==> flow/design.v <==
module L3Decoder (Y31, Y30, Y29, Y28, Y27, Y26, Y25, Y24, Y23, Y22, Y21, Y20, Y19, Y18, Y17, Y16, Y15, Y14, Y13, Y12, Y11, Y10, Y9, Y8, Y7, Y6, Y5, Y4, Y3, Y2, Y1, Y0, s, en); 
	output reg Y31, Y30, Y29, Y28, Y27, Y26, Y25, Y24, Y23, Y22, Y21, Y20, Y19, Y18, Y17, Y16, Y15, Y14, Y13, Y12, Y11, Y10, Y9, Y8, Y7, Y6, Y5, Y4, Y3, Y2, Y1, Y0; 
	input [4:0] s;
	input en; 
	always @(s or en)   begin 
		if (en == 1'b1) 
			case ( s ) 
				5'd0 : {Y31,Y30,Y29,Y28,Y27,Y26,Y25,Y24,Y23,Y22,Y21,Y20,Y19,Y18,Y17,Y16,Y15,Y14,Y13,Y12,Y11,Y10,Y9,Y8,Y7,Y6,Y5,Y4,Y3,Y2,Y1,Y0} = 32'h00000001;
				5'd1 : {Y31,Y30,Y29,Y28,Y27,Y26,Y25,Y24,Y23,Y22,Y21,Y20,Y19,Y18,Y17,Y16,Y15,Y14,Y13,Y12,Y11,Y10,Y9,Y8,Y7,Y6,Y5,Y4,Y3,Y2,Y1,Y0} = 32'h00000002;
				5'd2 : {Y31,Y30,Y29,Y28,Y27,Y26,Y25,Y24,Y23,Y22,Y21,Y20,Y19,Y18,Y17,Y16,Y15,Y14,Y13,Y12,Y11,Y10,Y9,Y8,Y7,Y6,Y5,Y4,Y3,Y2,Y1,Y0} = 32'h00000004;
				5'd3 : {Y31,Y30,Y29,Y28,Y27,Y26,Y25,Y24,Y23,Y22,Y21,Y20,Y19,Y18,Y17,Y16,Y15,Y14,Y13,Y12,Y11,Y10,Y9,Y8,Y7,Y6,Y5,Y4,Y3,Y2,Y1,Y0} = 32'h00000008; 
				5'd4 : {Y31,Y30,Y29,Y28,Y27,Y26,Y25,Y24,Y23,Y22,Y21,Y20,Y19,Y18,Y17,Y16,Y15,Y14,Y13,Y12,Y11,Y10,Y9,Y8,Y7,Y6,Y5,Y4,Y3,Y2,Y1,Y0} = 32'h00000010;
				5'd5 : {Y31,Y30,Y29,Y28,Y27,Y26,Y25,Y24,Y23,Y22,Y21,Y20,Y19,Y18,Y17,Y16,Y15,Y14,Y13,Y12,Y11,Y10,Y9,Y8,Y7,Y6,Y5,Y4,Y3,Y2,Y1,Y0} = 32'h00000020;
				5'd6 : {Y31,Y30,Y29,Y28,Y27,Y26,Y25,Y24,Y23,Y22,Y21,Y20,Y19,Y18,Y17,Y16,Y15,Y14,Y13,Y12,Y11,Y10,Y9,Y8,Y7,Y6,Y5,Y4,Y3,Y2,Y1,Y0} = 32'h00000040;
				5'd7 : {Y31,Y30,Y29,Y28,Y27,Y26,Y25,Y24,Y23,Y22,Y21,Y20,Y19,Y18,Y17,Y16,Y15,Y14,Y13,Y12,Y11,Y10,Y9,Y8,Y7,Y6,Y5,Y4,Y3,Y2,Y1,Y0} = 32'h00000080;
				5'd8 : {Y31,Y30,Y29,Y28,Y27,Y26,Y25,Y24,Y23,Y22,Y21,Y20,Y19,Y18,Y17,Y16,Y15,Y14,Y13,Y12,Y11,Y10,Y9,Y8,Y7,Y6,Y5,Y4,Y3,Y2,Y1,Y0} = 32'h00000100;
				5'd9 : {Y31,Y30,Y29,Y28,Y27,Y26,Y25,Y24,Y23,Y22,Y21,Y20,Y19,Y18,Y17,Y16,Y15,Y14,Y13,Y12,Y11,Y10,Y9,Y8,Y7,Y6,Y5,Y4,Y3,Y2,Y1,Y0} = 32'h00000200;
				5'd10: {Y31,Y30,Y29,Y28,Y27,Y26,Y25,Y24,Y23,Y22,Y21,Y20,Y19,Y18,Y17,Y16,Y15,Y14,Y13,Y12,Y11,Y10,Y9,Y8,Y7,Y6,Y5,Y4,Y3,Y2,Y1,Y0} = 32'h00000400;
				5'd11: {Y31,Y30,Y29,Y28,Y27,Y26,Y25,Y24,Y23,Y22,Y21,Y20,Y19,Y18,Y17,Y16,Y15,Y14,Y13,Y12,Y11,Y10,Y9,Y8,Y7,Y6,Y5,Y4,Y3,Y2,Y1,Y0} = 32'h00000800;
				5'd12: {Y31,Y30,Y29,Y28,Y27,Y26,Y25,Y24,Y23,Y22,Y21,Y20,Y19,Y18,Y17,Y16,Y15,Y14,Y13,Y12,Y11,Y10,Y9,Y8,Y7,Y6,Y5,Y4,Y3,Y2,Y1,Y0} = 32'h00001000;
				5'd13: {Y31,Y30,Y29,Y28,Y27,Y26,Y25,Y24,Y23,Y22,Y21,Y20,Y19,Y18,Y17,Y16,Y15,Y14,Y13,Y12,Y11,Y10,Y9,Y8,Y7,Y6,Y5,Y4,Y3,Y2,Y1,Y0} = 32'h00002000;
				5'd14: {Y31,Y30,Y29,Y28,Y27,Y26,Y25,Y24,Y23,Y22,Y21,Y20,Y19,Y18,Y17,Y16,Y15,Y14,Y13,Y12,Y11,Y10,Y9,Y8,Y7,Y6,Y5,Y4,Y3,Y2,Y1,Y0} = 32'h00004000;
				5'd15: {Y31,Y30,Y29,Y28,Y27,Y26,Y25,Y24,Y23,Y22,Y21,Y20,Y19,Y18,Y17,Y16,Y15,Y14,Y13,Y12,Y11,Y10,Y9,Y8,Y7,Y6,Y5,Y4,Y3,Y2,Y1,Y0} = 32'h00008000;
				5'd16: {Y31,Y30,Y29,Y28,Y27,Y26,Y25,Y24,Y23,Y22,Y21,Y20,Y19,Y18,Y17,Y16,Y15,Y14,Y13,Y12,Y11,Y10,Y9,Y8,Y7,Y6,Y5,Y4,Y3,Y2,Y1,Y0} = 32'h00010000;
				5'd17: {Y31,Y30,Y29,Y28,Y27,Y26,Y25,Y24,Y23,Y22,Y21,Y20,Y19,Y18,Y17,Y16,Y15,Y14,Y13,Y12,Y11,Y10,Y9,Y8,Y7,Y6,Y5,Y4,Y3,Y2,Y1,Y0} = 32'h00020000;
				5'd18: {Y31,Y30,Y29,Y28,Y27,Y26,Y25,Y24,Y23,Y22,Y21,Y20,Y19,Y18,Y17,Y16,Y15,Y14,Y13,Y12,Y11,Y10,Y9,Y8,Y7,Y6,Y5,Y4,Y3,Y2,Y1,Y0} = 32'h00040000;
				5'd19: {Y31,Y30,Y29,Y28,Y27,Y26,Y25,Y24,Y23,Y22,Y21,Y20,Y19,Y18,Y17,Y16,Y15,Y14,Y13,Y12,Y11,Y10,Y9,Y8,Y7,Y6,Y5,Y4,Y3,Y2,Y1,Y0} = 32'h00080000;
				5'd20: {Y31,Y30,Y29,Y28,Y27,Y26,Y25,Y24,Y23,Y22,Y21,Y20,Y19,Y18,Y17,Y16,Y15,Y14,Y13,Y12,Y11,Y10,Y9,Y8,Y7,Y6,Y5,Y4,Y3,Y2,Y1,Y0} = 32'h00100000;
				5'd21: {Y31,Y30,Y29,Y28,Y27,Y26,Y25,Y24,Y23,Y22,Y21,Y20,Y19,Y18,Y17,Y16,Y15,Y14,Y13,Y12,Y11,Y10,Y9,Y8,Y7,Y6,Y5,Y4,Y3,Y2,Y1,Y0} = 32'h00200000;
				5'd22: {Y31,Y30,Y29,Y28,Y27,Y26,Y25,Y24,Y23,Y22,Y21,Y20,Y19,Y18,Y17,Y16,Y15,Y14,Y13,Y12,Y11,Y10,Y9,Y8,Y7,Y6,Y5,Y4,Y3,Y2,Y1,Y0} = 32'h00400000;
				5'd23: {Y31,Y30,Y29,Y28,Y27,Y26,Y25,Y24,Y23,Y22,Y21,Y20,Y19,Y18,Y17,Y16,Y15,Y14,Y13,Y12,Y11,Y10,Y9,Y8,Y7,Y6,Y5,Y4,Y3,Y2,Y1,Y0} = 32'h00800000;
				5'd24: {Y31,Y30,Y29,Y28,Y27,Y26,Y25,Y24,Y23,Y22,Y21,Y20,Y19,Y18,Y17,Y16,Y15,Y14,Y13,Y12,Y11,Y10,Y9,Y8,Y7,Y6,Y5,Y4,Y3,Y2,Y1,Y0} = 32'h01000000;
				5'd25: {Y31,Y30,Y29,Y28,Y27,Y26,Y25,Y24,Y23,Y22,Y21,Y20,Y19,Y18,Y17,Y16,Y15,Y14,Y13,Y12,Y11,Y10,Y9,Y8,Y7,Y6,Y5,Y4,Y3,Y2,Y1,Y0} = 32'h02000000;
				5'd26: {Y31,Y30,Y29,Y28,Y27,Y26,Y25,Y24,Y23,Y22,Y21,Y20,Y19,Y18,Y17,Y16,Y15,Y14,Y13,Y12,Y11,Y10,Y9,Y8,Y7,Y6,Y5,Y4,Y3,Y2,Y1,Y0} = 32'h04000000;
				5'd27: {Y31,Y30,Y29,Y28,Y27,Y26,Y25,Y24,Y23,Y22,Y21,Y20,Y19,Y18,Y17,Y16,Y15,Y14,Y13,Y12,Y11,Y10,Y9,Y8,Y7,Y6,Y5,Y4,Y3,Y2,Y1,Y0} = 32'h08000000;
				5'd28: {Y31,Y30,Y29,Y28,Y27,Y26,Y25,Y24,Y23,Y22,Y21,Y20,Y19,Y18,Y17,Y16,Y15,Y14,Y13,Y12,Y11,Y10,Y9,Y8,Y7,Y6,Y5,Y4,Y3,Y2,Y1,Y0} = 32'h10000000;
				5'd29: {Y31,Y30,Y29,Y28,Y27,Y26,Y25,Y24,Y23,Y22,Y21,Y20,Y19,Y18,Y17,Y16,Y15,Y14,Y13,Y12,Y11,Y10,Y9,Y8,Y7,Y6,Y5,Y4,Y3,Y2,Y1,Y0} = 32'h20000000;
				5'd30: {Y31,Y30,Y29,Y28,Y27,Y26,Y25,Y24,Y23,Y22,Y21,Y20,Y19,Y18,Y17,Y16,Y15,Y14,Y13,Y12,Y11,Y10,Y9,Y8,Y7,Y6,Y5,Y4,Y3,Y2,Y1,Y0} = 32'h40000000;
				5'd31: {Y31,Y30,Y29,Y28,Y27,Y26,Y25,Y24,Y23,Y22,Y21,Y20,Y19,Y18,Y17,Y16,Y15,Y14,Y13,Y12,Y11,Y10,Y9,Y8,Y7,Y6,Y5,Y4,Y3,Y2,Y1,Y0} = 32'h80000000;
				default: {Y31,Y30,Y29,Y28,Y27,Y26,Y25,Y24,Y23,Y22,Y21,Y20,Y19,Y18,Y17,Y16,Y15,Y14,Y13,Y12,Y11,Y10,Y9,Y8,Y7,Y6,Y5,Y4,Y3,Y2,Y1,Y0} = 32'hxxxxxxxx; 
			endcase 
		else {Y31,Y30,Y29,Y28,Y27,Y26,Y25,Y24,Y23,Y22,Y21,Y20,Y19,Y18,Y17,Y16,Y15,Y14,Y13,Y12,Y11,Y10,Y9,Y8,Y7,Y6,Y5,Y4,Y3,Y2,Y1,Y0} = 32'h00000000; 
	end 
endmodule
module L3MUX(out, s, i31, i30, i29, i28, i27, i26, i25, i24, i23, i22, i21, i20, i19, i18, i17, i16, i15, i14, i13, i12, i11, i10, i9, i8, i7, i6, i5, i4, i3, i2, i1, i0);
   input [31:0] i0, i1, i2, i3, i4, i5, i6, i7, i8, i9, i10, i11, i12, i13, i14, i15, i16, i17, i18, i19, i20, i21, i22, i23, i24, i25, i26, i27, i28, i29, i30, i31;
   input [4:0] s;
   output reg [31:0] out;
	always @(s or i0 or i1 or i2 or i3 or i4 or i5 or i6 or i7 or i8 or i9 or i10 or i11 or i12 or i13 or i14 or i15 or i16 or i17 or i18 or i19 or i20 or i21 or i22 or i23 or i24 or i25 or i26 or i27 or i28 or i29 or i30 or i31)
	begin
		case (s)
			5'd0  : out = i0;
			5'd1  : out = i1;
			5'd2  : out = i2;
			5'd3  : out = i3;
			5'd4  : out = i4;
			5'd5  : out = i5;
			5'd6  : out = i6;
			5'd7  : out = i7;
			5'd8  : out = i8;
			5'd9  : out = i9;
			5'd10 : out = i10;
			5'd11 : out = i11;
			5'd12 : out = i12;
			5'd13 : out = i13;
			5'd14 : out = i14;
			5'd15 : out = i15;
			5'd16 : out = i16;
			5'd17 : out = i17;
			5'd18 : out = i18;
			5'd19 : out = i19;
			5'd20 : out = i20;
			5'd21 : out = i21;
			5'd22 : out = i22;
			5'd23 : out = i23;
			5'd24 : out = i24;
			5'd25 : out = i25;
			5'd26 : out = i26;
			5'd27 : out = i27;
			5'd28 : out = i28;
			5'd29 : out = i29;
			5'd30 : out = i30;
			5'd31 : out = i31; 
			default : out = 32'hxxxxxxx;
		endcase
	end
endmodule
module L3Register (q, data, clk, reset, enable);
	input [31:0] data ;
	input clk, reset, enable; 
	output  reg [31:0] q; 
	always @ ( posedge clk or posedge reset) 
		if (reset==1'b1) begin 
			q <= 32'h00000000; 
		end 
		else if (enable) begin 
			q <= data; 
		end
endmodule
module LAB_3 (rd1,rd2,ra1,ra2,wa,wd,Clk,WE,rst);
	input [31:0] wd;
	input [4:0] ra1,ra2,wa;
	input Clk, WE, rst;
	output [31:0] rd1,rd2;
	wire Y31, Y30, Y29, Y28, Y27, Y26, Y25, Y24, Y23, Y22, Y21, Y20, Y19, Y18, Y17, Y16, Y15, Y14, Y13, Y12, Y11, Y10, Y9, Y8, Y7, Y6, Y5, Y4, Y3, Y2, Y1, Y0; 
	wire [31:0] Q31, Q30, Q29, Q28, Q27, Q26, Q25, Q24, Q23, Q22, Q21, Q20, Q19, Q18, Q17, Q16, Q15, Q14, Q13, Q12, Q11, Q10, Q9, Q8, Q7, Q6, Q5, Q4, Q3, Q2, Q1, Q0; 
	L3Decoder dec(Y31, Y30, Y29, Y28, Y27, Y26, Y25, Y24, Y23, Y22, Y21, Y20, Y19, Y18, Y17, Y16, Y15, Y14, Y13, Y12, Y11, Y10, Y9, Y8, Y7, Y6, Y5, Y4, Y3, Y2, Y1, Y0, 
					  wa,WE);
	assign Q0 = 32'h00000000;
	L3Register r1 (Q1 , wd,Clk,rst,Y1);
	L3Register r2 (Q2 , wd,Clk,rst,Y2);
	L3Register r3 (Q3 , wd,Clk,rst,Y3);
	L3Register r4 (Q4 , wd,Clk,rst,Y4);
	L3Register r5 (Q5 , wd,Clk,rst,Y5);
	L3Register r6 (Q6 , wd,Clk,rst,Y6);
	L3Register r7 (Q7 , wd,Clk,rst,Y7);
	L3Register r8 (Q8 , wd,Clk,rst,Y8);
	L3Register r9 (Q9 , wd,Clk,rst,Y9);
	L3Register r10(Q10, wd,Clk,rst,Y10);
	L3Register r11(Q11, wd,Clk,rst,Y11);
	L3Register r12(Q12, wd,Clk,rst,Y12);
	L3Register r13(Q13, wd,Clk,rst,Y13);
	L3Register r14(Q14, wd,Clk,rst,Y14);
	L3Register r15(Q15, wd,Clk,rst,Y15);
	L3Register r16(Q16, wd,Clk,rst,Y16);
	L3Register r17(Q17, wd,Clk,rst,Y17);
	L3Register r18(Q18, wd,Clk,rst,Y18);
	L3Register r19(Q19, wd,Clk,rst,Y19);
	L3Register r20(Q20, wd,Clk,rst,Y20);
	L3Register r21(Q21, wd,Clk,rst,Y21);
	L3Register r22(Q22, wd,Clk,rst,Y22);
	L3Register r23(Q23, wd,Clk,rst,Y23);
	L3Register r24(Q24, wd,Clk,rst,Y24);
	L3Register r25(Q25, wd,Clk,rst,Y25);
	L3Register r26(Q26, wd,Clk,rst,Y26);
	L3Register r27(Q27, wd,Clk,rst,Y27);
	L3Register r28(Q28, wd,Clk,rst,Y28);
	L3Register r29(Q29, wd,Clk,rst,Y29);
	L3Register r30(Q30, wd,Clk,rst,Y30);
	L3Register r31(Q31, wd,Clk,rst,Y31);
	L3MUX mux1 (rd1, ra1, Q31, Q30, Q29, Q28, Q27, Q26, Q25, Q24, Q23, Q22, Q21, Q20, Q19, Q18, Q17, Q16, Q15, Q14, Q13, Q12, Q11, Q10, Q9, Q8, Q7, Q6, Q5, Q4, Q3, Q2, Q1, Q0);
	L3MUX mux2 (rd2, ra2, Q31, Q30, Q29, Q28, Q27, Q26, Q25, Q24, Q23, Q22, Q21, Q20, Q19, Q18, Q17, Q16, Q15, Q14, Q13, Q12, Q11, Q10, Q9, Q8, Q7, Q6, Q5, Q4, Q3, Q2, Q1, Q0);
endmodule
Step by step through the tools: LAB_3
The steps from the RTL of LAB_3 to its reports follow in flow order. Lines are those of the file above, counted from 1. Cell names lack the library's common part. A cell with -- has no value.

Design top: LAB_3. Clock port: Clk. Standard-cell library: sky130hd. Timing corner: tt_025C_1v80.

Word-level counts
Yosys after proc, flatten, opt, wreduce and memory -nomap, before mapping. Enables and synchronous resets that opt folds into registers are not counted as muxes. Memory bits, and registers merged into a memory's read port (data or address), are not among the register bits. Print and check cells are not counted. Equal cells are merged and count once. Memory sizes are those after Yosys's memory passes, which may raise the word count (mostly to a power of two), join words into wider ones and drop unused or constant bits.

Memory cells: 1. For output and inout bits the number is 64. Input port bits: 50. The entry for register bits after elaboration reads 992. Under ROM bits stands 1024.

Memory list: (no name shown) (words 32, width 32, rd ports 1, write ports 0, line 7) `case ( s )`.

Under reduce/logical cells stands 2. Equality and inequality tests: 62. The entry for muxes and demuxes reads 33.

Operator list (number): 32-bit parallel mux with 32-bit select (2); 5-bit equality test (second input constant) (32); 5-bit by 4-bit equality test with 1-bit output (second input constant) (16); 5-bit by 3-bit equality test with 1-bit output (second input constant) (8); 1-bit two-way mux (31); 5-bit by 2-bit equality test with 1-bit output (second input constant) (4); 5-bit by 1-bit equality test with 1-bit output (second input constant) (2); 5-bit zero test (2).

Logic depth
Depth = most cells in a row (Yosys ltp): at word level without a register or memory, in the mapped netlist without a sequential cell, where the memories' decode and read muxes count.

Under depth after elaboration stands 2. ABC_AREA: 0. Depth in mapped cells: 9.

Mapped cells and area
The flow's flattened synthesis, as Yosys stat reports it; memories are mapped. The netlist is that of the ABC_AREA named above (0 if unset); the other value can give another one.

Under mapped flip-flops stands 992. The entry for cells in the netlist reads 4177. For sequential part of the area the number is 24823.8 um^2. The entry for chip area (Yosys) reads 50240.7 um^2. Under buffers stands 428.

Cell types (number): dfrtp_1 (992); mux2_2 (1009); a22oi_1 (611); and3_1 (223); clkbuf_1 (281); nand4_1 (121); mux2i_1 (72); a2111oi_0 (70); nand3_1 (104); a22o_1 (47); or4_1 (52); buf_2 (73); nor2_1 (92); nand2_1 (71); a222oi_1 (22); buf_1 (51); a21oi_1 (38); buf_6 (12).

Not listed: further types 44, cells in them 236. By module: a second synthesis without flattening, with its own total; a netlist apart from the flattened one above.

The entry for cell total of the unflattened synthesis reads 4895. The entry for area (unflattened synthesis) reads 57970.6 um^2.

Each row is one instance without its submodules.

Modules: L3Register (sequential area 800.8 um^2, instances 31, area 1348.8 um^2, cells 69); L3MUX (sequential area 0.0 um^2, instances 2, area 7960.1 um^2, cells 1354); L3Decoder (sequential area 0.0 um^2, instances 1, area 234.0 um^2, cells 47); LAB_3 (sequential area 0.0 um^2, instances 1, area 3.8 um^2, cells 1).

Path before layout
Path of least setup slack by OpenSTA after synthesis, without wires, with an ideal clock, recovery checks aside; 20% of the period is set as input and as output delay. Where synthesis merged equal registers, the netlist keeps one of their names.

Path type: in2out. Start: input ra1[3]. End: output rd1[26]. The figure for external output delay is 1.200 ns. The entry for path slack reads 1.851 ns. Driving pins on the path: 8. Path buffers: 3. Under delay of the path stands 1.749 ns. For period the number is 6.0 ns. Under time at the first pin stands 1.200 ns. Arrival: 2.949 ns. For synthesis period reached the number is 4.149 ns.

"delay of the path" = arrival - input delay + setup time. At an output port there is no setup time. "driving pins on the path": output pins that drive a net of the path, with the launching flip-flop's if there is one; two outputs of one cell count as two. "synthesis period reached" is the clock period less the worst setup slack; recovery checks do not enter. This is arithmetic on one report: input and output delays are still those of the set period (20% each). Between the ends stands the longest chain of elaborated cells between them, by number of cells; it is not shown to be the way that was timed. Of several equally long chains one is given. A line is the first line of the expression or statement that the cell stems from. Yosys adds cells for indexed reads and writes and turns some case tables into memories.

Cell sequence: buf_2 > buf_2 > buf_1 > mux2_2 > a32oi_1 > nand2_1 > a2111oi_0 > nand4_1. Under cells in the longest elaborated chain stands 2.

Ends and longest elaborated chain, post-synthesis: start, declared (line 102) `input [4:0] ra1,ra2,wa;`; 5-bit equality test (line 51) `case (s)`; 32-bit parallel mux with 32-bit select (line 51); end, declared (line 104) `output [31:0] rd1,rd2;`.

Worst path after layout
Path of least setup slack in the final report of flow run 2 (OpenROAD, finished layout, wires in). Where an end is a register, its clock arrival counts in the times.

Path type: in2out. Start: input ra2[3]. End: output rd2[5]. The figure for external output delay is 1.17 ns. For period the number is 5.87 ns. Path buffers: 5. Arrival: 4.59 ns. Driving pins on the path: 10. The entry for path slack reads 0.10 ns. Under time at the first pin stands 1.17 ns.

Between the ends stands the longest chain of elaborated cells between them, by number of cells; it is not shown to be the way that was timed. Of several equally long chains one is given.

Cell sequence: buf_2 > buf_4 > nand3_1 > buf_4 > nor2_4 > buf_4 > a22oi_1 > nand4_1 > or4_1 > clkdlybuf4s50_1. Under cells in the longest elaborated chain stands 2.

Ends and longest elaborated chain, after layout: start, declared (line 102) `input [4:0] ra1,ra2,wa;`; 5-bit equality test (line 51) `case (s)`; 32-bit parallel mux with 32-bit select (line 51); end, declared (line 104) `output [31:0] rd1,rd2;`.

Design LAB_3 on sky130hd. What follows are 2 stored runs of the flow, each under its own settings; their order means nothing. The constraints put input and output delay at 20% of the set period each and load the outputs with 0.01 pF. "achieved period" = clock period - worst setup slack. The figure is calculated, with input and output delays left at 20% of the set period. "time on the worst setup path": the worst setup path's part of the clock period (all of it between registers, 20% less for each end at a port) less its slack. A launch clock that arrives late makes it longer, a capture clock that arrives late makes it shorter. "total power after layout" is the tool's figure for a default switching activity; nothing was simulated.

Files of flow run 1:
==> flow/run.sh <==
#!/bin/bash
# the make line also repeats the synthesis and layout settings of config.mk as NAME=value (left out here)
make -C /OpenROAD-flow-scripts/flow DESIGN_CONFIG=/design/flow/config.mk WORK_HOME=/design/flow/orfs CLKGATE_MAP_FILE= finish
==> flow/config.mk <==
export PLATFORM = sky130hd
export DESIGN_NAME = LAB_3
export DESIGN_NICKNAME = LAB_3
export VERILOG_FILES = /design/flow/design.v
export SDC_FILE = /design/flow/constraint.sdc
export NUM_CORES = 4
export LEC_CHECK = 0
export ABC_AREA = 1
export CAP_MARGIN = 20
export CELL_PAD_IN_SITES_DETAIL_PLACEMENT = 0
export CELL_PAD_IN_SITES_GLOBAL_PLACEMENT = 3
export CORE_ASPECT_RATIO = 1.79
export CORE_MARGIN = 2
export CORE_UTILIZATION = 66
export CTS_CLUSTER_DIAMETER = 80
export CTS_CLUSTER_SIZE = 99
export GPL_ROUTABILITY_DRIVEN = 1
export GPL_TIMING_DRIVEN = 1
export HOLD_SLACK_MARGIN = 0.18
export MAX_ROUTING_LAYER = met5
export PLACE_DENSITY_LB_ADDON = 0.15
export SETUP_SLACK_MARGIN = -0.51
export SLEW_MARGIN = 20
==> flow/constraint.sdc <==
create_clock -name core_clock -period 7.86 [get_ports {Clk}]
set_input_delay 1.5720 -clock core_clock [delete_from_list [all_inputs] [get_ports {Clk}]]
set_output_delay 1.5720 -clock core_clock [all_outputs]
set_load 0.01 [all_outputs]

Outcome of flow run 1: incomplete, placement halted on FLW-0024.

Files of flow run 2:
==> flow/run.sh <==
#!/bin/bash
# the make line also repeats the synthesis and layout settings of config.mk as NAME=value (left out here)
make -C /OpenROAD-flow-scripts/flow DESIGN_CONFIG=/design/flow/config.mk WORK_HOME=/design/flow/orfs CLKGATE_MAP_FILE= finish
==> flow/config.mk <==
export PLATFORM = sky130hd
export DESIGN_NAME = LAB_3
export DESIGN_NICKNAME = LAB_3
export VERILOG_FILES = /design/flow/design.v
export SDC_FILE = /design/flow/constraint.sdc
export NUM_CORES = 4
export LEC_CHECK = 0
export CAP_MARGIN = 20
export CORE_MARGIN = 2
export CORE_UTILIZATION = 71
export SETUP_SLACK_MARGIN = 0.3
export SLEW_MARGIN = 20
==> flow/constraint.sdc <==
create_clock -name core_clock -period 5.87 [get_ports {Clk}]
set_input_delay 1.1740 -clock core_clock [delete_from_list [all_inputs] [get_ports {Clk}]]
set_output_delay 1.1740 -clock core_clock [all_outputs]
set_load 0.01 [all_outputs]

Results of flow run 2. The measured achieved period is 5.768 ns. The smallest setup slack reads 0.102 ns. The measured die area is 72,905.4 um^2. The total power after layout comes to 19.520 mW. The worst hold slack in the final report stands at 0.525 ns. The final setup TNS reads 0.000 ns. The time on the worst setup path is 3.42 ns. Critical path type: in2out. The post-layout utilization stands at 82.7 %. The measured standard-cell area of the final layout is 57,879.3 um^2. The Yosys chip area after synthesis comes to 50,240.7 um^2.
